==> flow/design.v <==
module half_addr(
    input a,
    input b,
    output sum,
    output carry  
);
assign sum = a ^ b;
assign carry = a & b;
endmodule
module full_addr(
    input a,
    input b,
    input cin,  
    output sum,
    output carry  
);
assign sum = a ^ b ^ cin;
assign carry = (a & b) | (cin & (a ^ b));
endmodule
module i4_addr(
    input  [3:0] a,           
    input  [3:0] b,           
    input        cin,         
    input        valid_in,    
    output [3:0] sum,         
    output       group_g,     
    output       group_p,     
    output       ready_out    
);
wire [3:0] g, p;
assign g = a & b;           
assign p = a | b;           
wire c1, c2, c3;
assign c1 = g[0] | (p[0] & cin);
assign c2 = g[1] | (p[1] & g[0]) | (p[1] & p[0] & cin);
assign c3 = g[2] | (p[2] & g[1]) | (p[2] & p[1] & g[0]) | (p[2] & p[1] & p[0] & cin);
assign group_g = g[3] | (p[3] & g[2]) | (p[3] & p[2] & g[1]) | (p[3] & p[2] & p[1] & g[0]);
assign group_p = p[3] & p[2] & p[1] & p[0];
assign sum[0] = a[0] ^ b[0] ^ cin;
assign sum[1] = a[1] ^ b[1] ^ c1;
assign sum[2] = a[2] ^ b[2] ^ c2;
assign sum[3] = a[3] ^ b[3] ^ c3;
reg ready_out_reg;
always @(*) begin
    if (valid_in) begin
        ready_out_reg = 1'b1;
    end else begin
        ready_out_reg = 1'b0;
    end
end
assign ready_out = ready_out_reg;
endmodule
module i8_addr(
    input  [7:0] a,           
    input  [7:0] b,           
    input        cin,         
    input        valid_in,    
    output [7:0] sum,         
    output       group_g,     
    output       group_p,     
    output       ready_out    
);
wire [3:0] a_low  = a[3:0];
wire [3:0] a_high = a[7:4];
wire [3:0] b_low  = b[3:0];
wire [3:0] b_high = b[7:4];
wire c4;                
wire g_low, p_low;      
wire g_high, p_high;    
wire ready_low, ready_high;
i4_addr cla_low(
    .a(a_low), .b(b_low), .cin(cin), .valid_in(valid_in),
    .sum(sum[3:0]), .group_g(g_low), .group_p(p_low), .ready_out(ready_low)
);
i4_addr cla_high(
    .a(a_high), .b(b_high), .cin(c4), .valid_in(valid_in),
    .sum(sum[7:4]), .group_g(g_high), .group_p(p_high), .ready_out(ready_high)
);
assign c4 = g_low | (p_low & cin);
assign group_g = g_high | (p_high & g_low);
assign group_p = p_high & p_low;
assign ready_out = ready_low & ready_high;
endmodule
module i16_add(
    input  [15:0] a,          
    input  [15:0] b,          
    input        valid_in,    
    output [15:0] sum,        
    output       carry_out,   
    output       ready_out    
);
wire [7:0] a_low  = a[7:0];   
wire [7:0] a_high = a[15:8];  
wire [7:0] b_low  = b[7:0];
wire [7:0] b_high = b[15:8];
wire c0, c8;                
wire g_low, p_low;          
wire g_high, p_high;        
wire ready_low, ready_high; 
assign c0 = 1'b0;           
i8_addr cla_low_8bit(
    .a(a_low), .b(b_low), .cin(c0), .valid_in(valid_in),
    .sum(sum[7:0]), .group_g(g_low), .group_p(p_low), .ready_out(ready_low)
);
i8_addr cla_high_8bit(
    .a(a_high), .b(b_high), .cin(c8), .valid_in(valid_in),
    .sum(sum[15:8]), .group_g(g_high), .group_p(p_high), .ready_out(ready_high)
);
assign c8 = g_low | (p_low & c0);                   
assign carry_out = g_high | (p_high & g_low) | (p_high & p_low & c0);  
assign ready_out = ready_low & ready_high;
endmodule
module i16_sub(
    input  [15:0] a,          
    input  [15:0] b,          
    input        valid_in,    
    output [15:0] diff,       
    output       borrow_out,  
    output       ready_out    
);
wire [15:0] b_neg = ~b;  
wire [7:0] a_low  = a[7:0];
wire [7:0] a_high = a[15:8];
wire [7:0] b_low  = b_neg[7:0];
wire [7:0] b_high = b_neg[15:8];
wire c0, c8;               
wire g_low, p_low;         
wire g_high, p_high;       
wire ready_low, ready_high;
wire carry_result;
assign c0 = 1'b1;           
i8_addr cla_low_8bit(
    .a(a_low), .b(b_low), .cin(c0), .valid_in(valid_in),
    .sum(diff[7:0]), .group_g(g_low), .group_p(p_low), .ready_out(ready_low)
);
i8_addr cla_high_8bit(
    .a(a_high), .b(b_high), .cin(c8), .valid_in(valid_in),
    .sum(diff[15:8]), .group_g(g_high), .group_p(p_high), .ready_out(ready_high)
);
assign c8 = g_low | (p_low & c0);
assign carry_result = g_high | (p_high & g_low) | (p_high & p_low & c0);
assign borrow_out = ~carry_result;
assign ready_out = ready_low & ready_high;
endmodule
module i16_mul(
    input signed [15:0] a,    
    input signed [15:0] b,    
    input        valid_in,
    output signed [15:0] prod,  
    output       ready_out
);
wire sign_a = a[15];
wire sign_b = b[15];
wire sign_res = sign_a ^ sign_b;
wire [15:0] abs_a = sign_a ? (~a + 1'b1) : a;
wire [15:0] abs_b = sign_b ? (~b + 1'b1) : b;
reg [15:0] abs_prod;
integer i;
always @(*) begin
    abs_prod = 16'd0;
    for(i = 0; i < 16; i = i + 1) begin
        if(abs_b[i]) begin
            abs_prod = abs_prod + (abs_a << i);
        end
    end
end
assign prod = sign_res ? (~abs_prod + 1'b1) : abs_prod;
assign ready_out = valid_in;
endmodule
module i16_div(
    input signed [15:0] a,    
    input signed [15:0] b,    
    input        valid_in,
    output signed [15:0] quot,  
    output       ready_out
);
wire sign_a = a[15];
wire sign_b = b[15];
wire sign_res = sign_a ^ sign_b;
wire [15:0] abs_a = sign_a ? (~a + 1'b1) : a;
wire [15:0] abs_b = sign_b ? (~b + 1'b1) : b;
reg [15:0] abs_quot;
reg [31:0] temp_r;  
integer i;
always @(*) begin
    temp_r = 32'd0;
    if (abs_b == 0) begin
        abs_quot = 16'hFFFF;  
    end else begin
        abs_quot = 16'd0;
        temp_r = 32'd0;
        for(i = 15; i >= 0; i = i - 1) begin
            temp_r = temp_r << 1;
            temp_r[0] = abs_a[i];  
            if(temp_r >= {16'd0, abs_b}) begin
                temp_r = temp_r - {16'd0, abs_b};
                abs_quot[i] = 1'b1;
            end
        end
    end
end
assign quot = sign_res ? (~abs_quot + 1'b1) : abs_quot;
assign ready_out = valid_in;
endmodule
module calc(
    input clk,  
    input rst_n,  
    input [7:0] num,
    input [2:0] op,
    input start,
    output reg [15:0] result,
    output reg [15:0] display_val,  
    output [2:0] led_op,  
    output reg stop
);
reg [15:0] local_result;
reg local_stop;
localparam ADD = 3'd6;
localparam SUB = 3'd5;
localparam MUL = 3'd4;
localparam DIV = 3'd1;
localparam ENT = 3'd2;
localparam CLR = 3'd3;
reg [15:0] a, b;
reg [2:0] local_op;
assign led_op = local_op;  
wire [15:0] res_add, res_sub, res_mul, res_div;
i16_add u_add(.a(a), .b(b), .valid_in(1'b1), .sum(res_add), .carry_out(), .ready_out());
i16_sub u_sub(.a(a), .b(b), .valid_in(1'b1), .diff(res_sub), .borrow_out(), .ready_out());
i16_mul u_mul(.a(a), .b(b), .valid_in(1'b1), .prod(res_mul), .ready_out());
i16_div u_div(.a(a), .b(b), .valid_in(1'b1), .quot(res_div), .ready_out());
localparam S_INPUT_A = 2'b00;
localparam S_INPUT_B = 2'b01;
reg [2:0] state;
always @(posedge clk) begin
	if (~rst_n) begin
    	local_stop <= 0;
        a <= 0;
        b <= 0;
        local_result <= 0;
        display_val <= 0;
        local_op <= 0;
        state <= S_INPUT_A;
    end else begin
        if (~start&local_stop) begin
        local_stop <= 0;
        end else if (start&~local_stop) begin
            case (state)
            S_INPUT_A: begin
                if (op == CLR) begin
                    a <= 0; b <= 0; display_val <= 0; local_result <= 0; local_op <= 0;
                end else if (op == ADD || op == SUB || op == MUL || op == DIV) begin
                    local_op <= op;
                    b <= 0;
                    state <= S_INPUT_B;
                end else if (op == 0) begin
                    a <= a * 16'd10 + {8'd0, num};
                    display_val <= a * 16'd10 + {8'd0, num};
                end
            end
            S_INPUT_B: begin
                if (op == CLR) begin
                    a <= 0; b <= 0; display_val <= 0; local_result <= 0; local_op <= 0;
                    state <= S_INPUT_A;
                end else if (op == ENT) begin
                    case (local_op)
                    ADD: begin local_result <= res_add; display_val <= res_add; end
                    SUB: begin local_result <= res_sub; display_val <= res_sub; end
                    DIV: begin local_result <= res_div; display_val <= res_div; end
                    MUL: begin local_result <= res_mul; display_val <= res_mul; end
                    endcase
                    a <= 0;
                    local_op <= 0;  
                    state <= S_INPUT_A;
                end else if (op == 0) begin
                    b <= b * 16'd10 + {8'd0, num};
                    display_val <= b * 16'd10 + {8'd0, num};
                end
            end
            endcase
            local_stop <= 1;
        end
    end
end
always @(posedge clk) begin
    result <= local_result;
    stop <= local_stop;
end
endmodule
* Step by step through the tools: calc *
What the tools print for calc, step after step.
Lines are those of the file above, counted from 1.
Operators carry their Yosys type and port widths (W data, S select, Z words).
Library cell names are shortened.
A cell with - has no value.

set-up
  top = calc
  clock port = clk
  standard-cell library = sky130hd
  timing corner = tt_025C_1v80

* Elaborated design *
Yosys after proc, flatten, opt, wreduce and memory -nomap, before mapping. Memory bits, and registers merged into a memory's read port (data or address), are not among the register bits. Print and check cells are not counted. Equal cells are merged and count once.

storage and ports
  register bits = 88
  word-level cells = 472

cells by class
  reductions and logical operators = 14
  add/sub/neg operators = 36
  equality and inequality tests = 23
  muxes and demuxes = 110
  bitwise gates (word level) = 262
  order comparisons = 16
  multipliers = 2

operators by type and width
  cell                     number
  $mux W31                 30
  $mux W16                 35
  $ge A32 B16 Y1           15
  $sub A31 B16 Y31         14
  $add A16 B16 Y16         15
  $pmux W16 S2             4
  $and A1 B1 Y1            106
  $mul A16 B3 Y15 const B  2
  $or A1 B1 Y1             69
  $add A16 B1 Y16 const B  4
  $not A16 Y16             4
  $pmux W16 S4             1
  $xor A1 B1 Y1            62
  $add A16 B8 Y16          2
  $mux W1                  32
  $and A4 B4 Y4            6
  $or A4 B4 Y4             6
  $reduce_and A6 Y1        4
  $eq A3 B3 Y1 const B     6
  $ne A3 B3 Y1 const B     6
  $mux W3                  6
  $sub A1 B16 Y17          1
  $ge A1 B16 Y1            1
  $logic_not A16 Y1        1
  $pmux W3 S2              2
  $eq A3 B1 Y1 const B     3
  $ne A7 B7 Y1 const B     1
  $reduce_and A7 Y1        1

Not listed: further kinds 12, cells in them 24.

* Logic depth *
Depth = most cells in a row (Yosys ltp): at word level without a register or memory, in the mapped netlist without a sequential cell, where the memories' decode and read muxes count.

depth
  depth after elaboration = 58
  ABC_AREA = 0
  gate-level depth with buffers = 344
  depth with buffers taken out = 308

* After synthesis *
Yosys stat after the flow's synthesis: flattened, memories mapped to cells. It holds for the ABC_AREA given above (unset counts as 0); a run with the other value may have another netlist.

mapped netlist
  standard cells after synthesis = 4622
  mapped flip-flops = 87
  synthesis area = 32555.0 µm²

cell types
  cell      number  area in all (µm²)
  ha_1      484     6.06E+03
  a21oi_1   464     2.32E+03
  xnor2_1   260     2.28E+03
  dfxtp_1   87      1741.67
  o21ai_0   321     1.61E+03
  nor2_1    417     1.57E+03
  nand2_1   360     1.35E+03
  inv_1     299     1.12E+03
  xor2_1    125     1094.8
  a21o_1    125     938.4
  nand2b_1  132     825.792
  fa_1      38      760.73
  o21bai_1  88      660.634
  nand3_1   130     650.624
  mux2_2    50      563.04
  mux2i_1   53      530.509
  nor2b_1   82      512.992
  nor3_1    102     510.49

Not listed: further types 108, cells in them 1005.
By module: a second synthesis without flattening, with its own total; a netlist apart from the flattened one above.

unflattened totals
  cells (unflattened synthesis) = 5406
  area (unflattened synthesis) = 37777.5 µm²

Each row is one instance without its submodules.

modules
  module   cells  area (µm²)  seq. area (µm²)  instances
  i16_div  3123   20907.6     0.0              1
  i16_mul  1167   8079.0      0.0              1
  calc     757    6143.4      1741.7           1
  i4_addr  40     304.0       0.0              8
  i8_addr  4      27.5        0.0              4
  i16_sub  20     87.6        0.0              1
  i16_add  3      17.5        0.0              1

* Worst setup path after synthesis *
OpenSTA on the mapped netlist: ideal clock, no wires. The path of least setup slack (recovery checks aside). Input and output delay are each 20% of the period. Register names are those of the netlist, which keeps one name where synthesis merged equal registers.

timing path post-synthesis
  path type = register -> register
  from = register b[0]
  to = register display_val[4]
  arrival time = 60.947 ns
  path delay = 61.063 ns
  setup time = 0.116 ns
  required time = 54.884 ns
  stages = 331
  time at the first pin = 0.000 ns
  period = 55.0 ns
  path buffers = 42
  path slack = -6.063 ns
  synthesis period reached = 61.063 ns

"path delay" is the arrival time less input delay plus setup time.
"stages": output pins that drive a net of the path, with the launching flip-flop's if there is one; two outputs of one cell count as two.
"synthesis period reached" = period - worst setup slack (recovery checks aside). The figure is calculated, with input and output delays left at 20% of the set period.
Between the ends stands the longest chain of elaborated cells between them, by number of cells; it is not shown to be the way that was timed. Of several equally long chains one is given.
Each line given opens the expression or statement behind the cell; cells for indexed reads and writes are added by Yosys, which also makes memories of some case tables.
At most two assigning lines are given for a register; there are more.

on the way, post-synthesis
  path through = dfxtp_1 > inv_1 > ha_1 > nand2_1 > a21boi_2 > clkinv_1 > clkbuf_1 > clkbuf_1 > fa_1 > nor2b_1 > o31a_1 > o22a_1 > a311o_1 > nor2_1 > o21a_1 > clkbuf_1 > clkbuf_1 > mux2i_1 > (+295 left out) > nor2b_1 > o21ai_0 > nand2b_1 > a211oi_1 > nand4_1 > nor3_1 > nand4_2 > nor2_2 > ha_1 > a211o_1 > o221ai_1 > a222oi_1 > nand2_1 > nand2_1 > nor2_1 > o21ai_0 > nand3_1 > o211a_1
  length of the longest elaborated chain = 58
  elaborated cells on any way between the ends = 130

RTL lines, path post-synthesis
  item             line  text
  start, declared  224   reg [15:0] a, b;
  start, assigned  239   b <= 0;
  start, assigned  276   b <= b * 16'd10 + {8'd0, num};
  $not A16 Y16     181   wire [15:0] abs_b = sign_b ? (~b + 1'b1) : b;
  $add A16 B1 Y16  181
  $mux W16         181
  $sub A1 B16 Y17  196   temp_r = temp_r - {16'd0, abs_b};
  $mux W31         195   if(temp_r >= {16'd0, abs_b}) begin
  $mux W31         187   if (abs_b == 0) begin
  $ge A32 B16 Y1   195
  (+44 left out)   -
  $not A16 Y16     202   assign quot = sign_res ? (~abs_quot + 1'b1) : abs_quot;
  $add A16 B1 Y16  202
  $mux W16         202
  $pmux W16 S4     266   case (local_op)
  $mux W16         265   end else if (op == ENT) begin
  $mux W16         262   if (op == CLR) begin
  $pmux W16 S2     248   case (state)
  end, assigned    258   display_val <= a * 16'd10 + {8'd0, num};
  end, assigned    267   ADD: begin local_result <= res_add; display_val <= res_add; end
  end, declared    212   output reg [15:0] display_val,

* Timing after layout *
From the final timing report of run 1: the path of least setup slack in the routed layout; clock arrival at registers is part of the times.

timing path post-layout
  path type = register -> register
  from = register a[6]
  to = register local_result[8]
  path buffers = 16
  required time = 55.29 ns
  stages = 301
  period = 55.0 ns
  setup time = 0.06 ns
  arrival time = 51.87 ns
  path slack = 3.42 ns
  time at the first pin = 0.35 ns

Between the ends stands the longest chain of elaborated cells between them, by number of cells; it is not shown to be the way that was timed. Of several equally long chains one is given.
At most two assigning lines are given for a register; there are more.

on the way, post-layout
  path through = dfxtp_1 > nor4_2 > buf_4 > nand4_1 > or3_4 > and4b_1 > inv_1 > ha_1 > nor2_2 > and3_1 > nor2_1 > nand2_1 > and3_1 > ha_1 > nor2b_2 > o31a_1 > o22a_1 > a311o_1 > (+265 left out) > nand2b_1 > a21oi_1 > nor2b_1 > o21ai_0 > nand2b_1 > a211oi_2 > nand4_1 > nor3_2 > nand4_4 > nor2_4 > ha_4 > buf_12 > a21oi_1 > xnor2_1 > a21oi_2 > nor3_1 > a21oi_1 > nor2b_1
  length of the longest elaborated chain = 58
  elaborated cells on any way between the ends = 153

RTL lines, path post-layout
  item             line  text
  start, declared  224   reg [15:0] a, b;
  start, assigned  238   a <= 0;
  start, assigned  257   a <= a * 16'd10 + {8'd0, num};
  $not A16 Y16     180   wire [15:0] abs_a = sign_a ? (~a + 1'b1) : a;
  $add A16 B1 Y16  180
  $mux W16         180
  $sub A1 B16 Y17  196   temp_r = temp_r - {16'd0, abs_b};
  $mux W31         195   if(temp_r >= {16'd0, abs_b}) begin
  $mux W31         187   if (abs_b == 0) begin
  $ge A32 B16 Y1   195
  (+44 left out)   -
  $not A16 Y16     202   assign quot = sign_res ? (~abs_quot + 1'b1) : abs_quot;
  $add A16 B1 Y16  202
  $mux W16         202
  $pmux W16 S4     266   case (local_op)
  $mux W16         265   end else if (op == ENT) begin
  $mux W16         262   if (op == CLR) begin
  $pmux W16 S2     248   case (state)
  end, assigned    267   ADD: begin local_result <= res_add; display_val <= res_add; end
  end, assigned    268   SUB: begin local_result <= res_sub; display_val <= res_sub; end
  end, declared    216   reg [15:0] local_result;

Settings and measured results of 2 stored flow runs for module calc (sky130hd), not sorted in any way. The constraints put input and output delay at 20% of the set period each and load the outputs with 0.01 pF.
"worst setup path time" means the part of the period allowed to the worst setup path (the constraints hold back 20% at inputs and 20% at outputs) less its slack; where the path has registers, the arrival times of their clocks count too.

Run 1
==> flow/run.sh <==
#!/bin/bash
# the make line also repeats the synthesis and layout settings of config.mk as NAME=value (left out here)
make -C /OpenROAD-flow-scripts/flow DESIGN_CONFIG=/design/flow/config.mk WORK_HOME=/design/flow/orfs CLKGATE_MAP_FILE= finish
==> flow/config.mk <==
export PLATFORM = sky130hd
export DESIGN_NAME = calc
export DESIGN_NICKNAME = calc
export VERILOG_FILES = /design/flow/design.v
export SDC_FILE = /design/flow/constraint.sdc
export NUM_CORES = 4
export LEC_CHECK = 0
export CAP_MARGIN = 40
export CORE_MARGIN = 2
export CORE_UTILIZATION = 40
export HOLD_SLACK_MARGIN = 0.14
export SLEW_MARGIN = 20
==> flow/constraint.sdc <==
create_clock -name core_clock -period 55.0 [get_ports {clk}]
set_input_delay 11.0000 -clock core_clock [delete_from_list [all_inputs] [get_ports {clk}]]
set_output_delay 11.0000 -clock core_clock [all_outputs]
set_load 0.01 [all_outputs]

==> results of run 1 <==
chip area after synthesis (Yosys): 32555.0 µm²
die area: 83685.8 µm²
standard-cell area of the final layout: 37459.7 µm²
utilization: 46.5 %
worst setup slack after layout: 3.417 ns
total negative slack: 0.000 ns
worst hold slack: 0.357 ns
worst setup path time: 51.58 ns
worst setup path kind: register -> register

Run 2
==> flow/run.sh <==
#!/bin/bash
# the make line also repeats the synthesis and layout settings of config.mk as NAME=value (left out here)
make -C /OpenROAD-flow-scripts/flow DESIGN_CONFIG=/design/flow/config.mk WORK_HOME=/design/flow/orfs CLKGATE_MAP_FILE= finish
==> flow/config.mk <==
export PLATFORM = sky130hd
export DESIGN_NAME = calc
export DESIGN_NICKNAME = calc
export VERILOG_FILES = /design/flow/design.v
export SDC_FILE = /design/flow/constraint.sdc
export NUM_CORES = 4
export LEC_CHECK = 0
export CAP_MARGIN = 20
export CORE_MARGIN = 2
export CORE_UTILIZATION = 40
export PLACE_DENSITY = 0.6
export SLEW_MARGIN = 20
==> flow/constraint.sdc <==
create_clock -name core_clock -period 60.6 [get_ports {clk}]
set_input_delay 12.1200 -clock core_clock [delete_from_list [all_inputs] [get_ports {clk}]]
set_output_delay 12.1200 -clock core_clock [all_outputs]
set_load 0.01 [all_outputs]

==> results of run 2 <==
chip area after synthesis (Yosys): 32555.0 µm²
die area: 83685.8 µm²
standard-cell area of the final layout: 35434.0 µm²
utilization: 44.0 %
worst setup slack after layout: 4.690 ns
total negative slack: 0.000 ns
worst hold slack: 0.354 ns
worst setup path time: 55.91 ns
worst setup path kind: register -> register
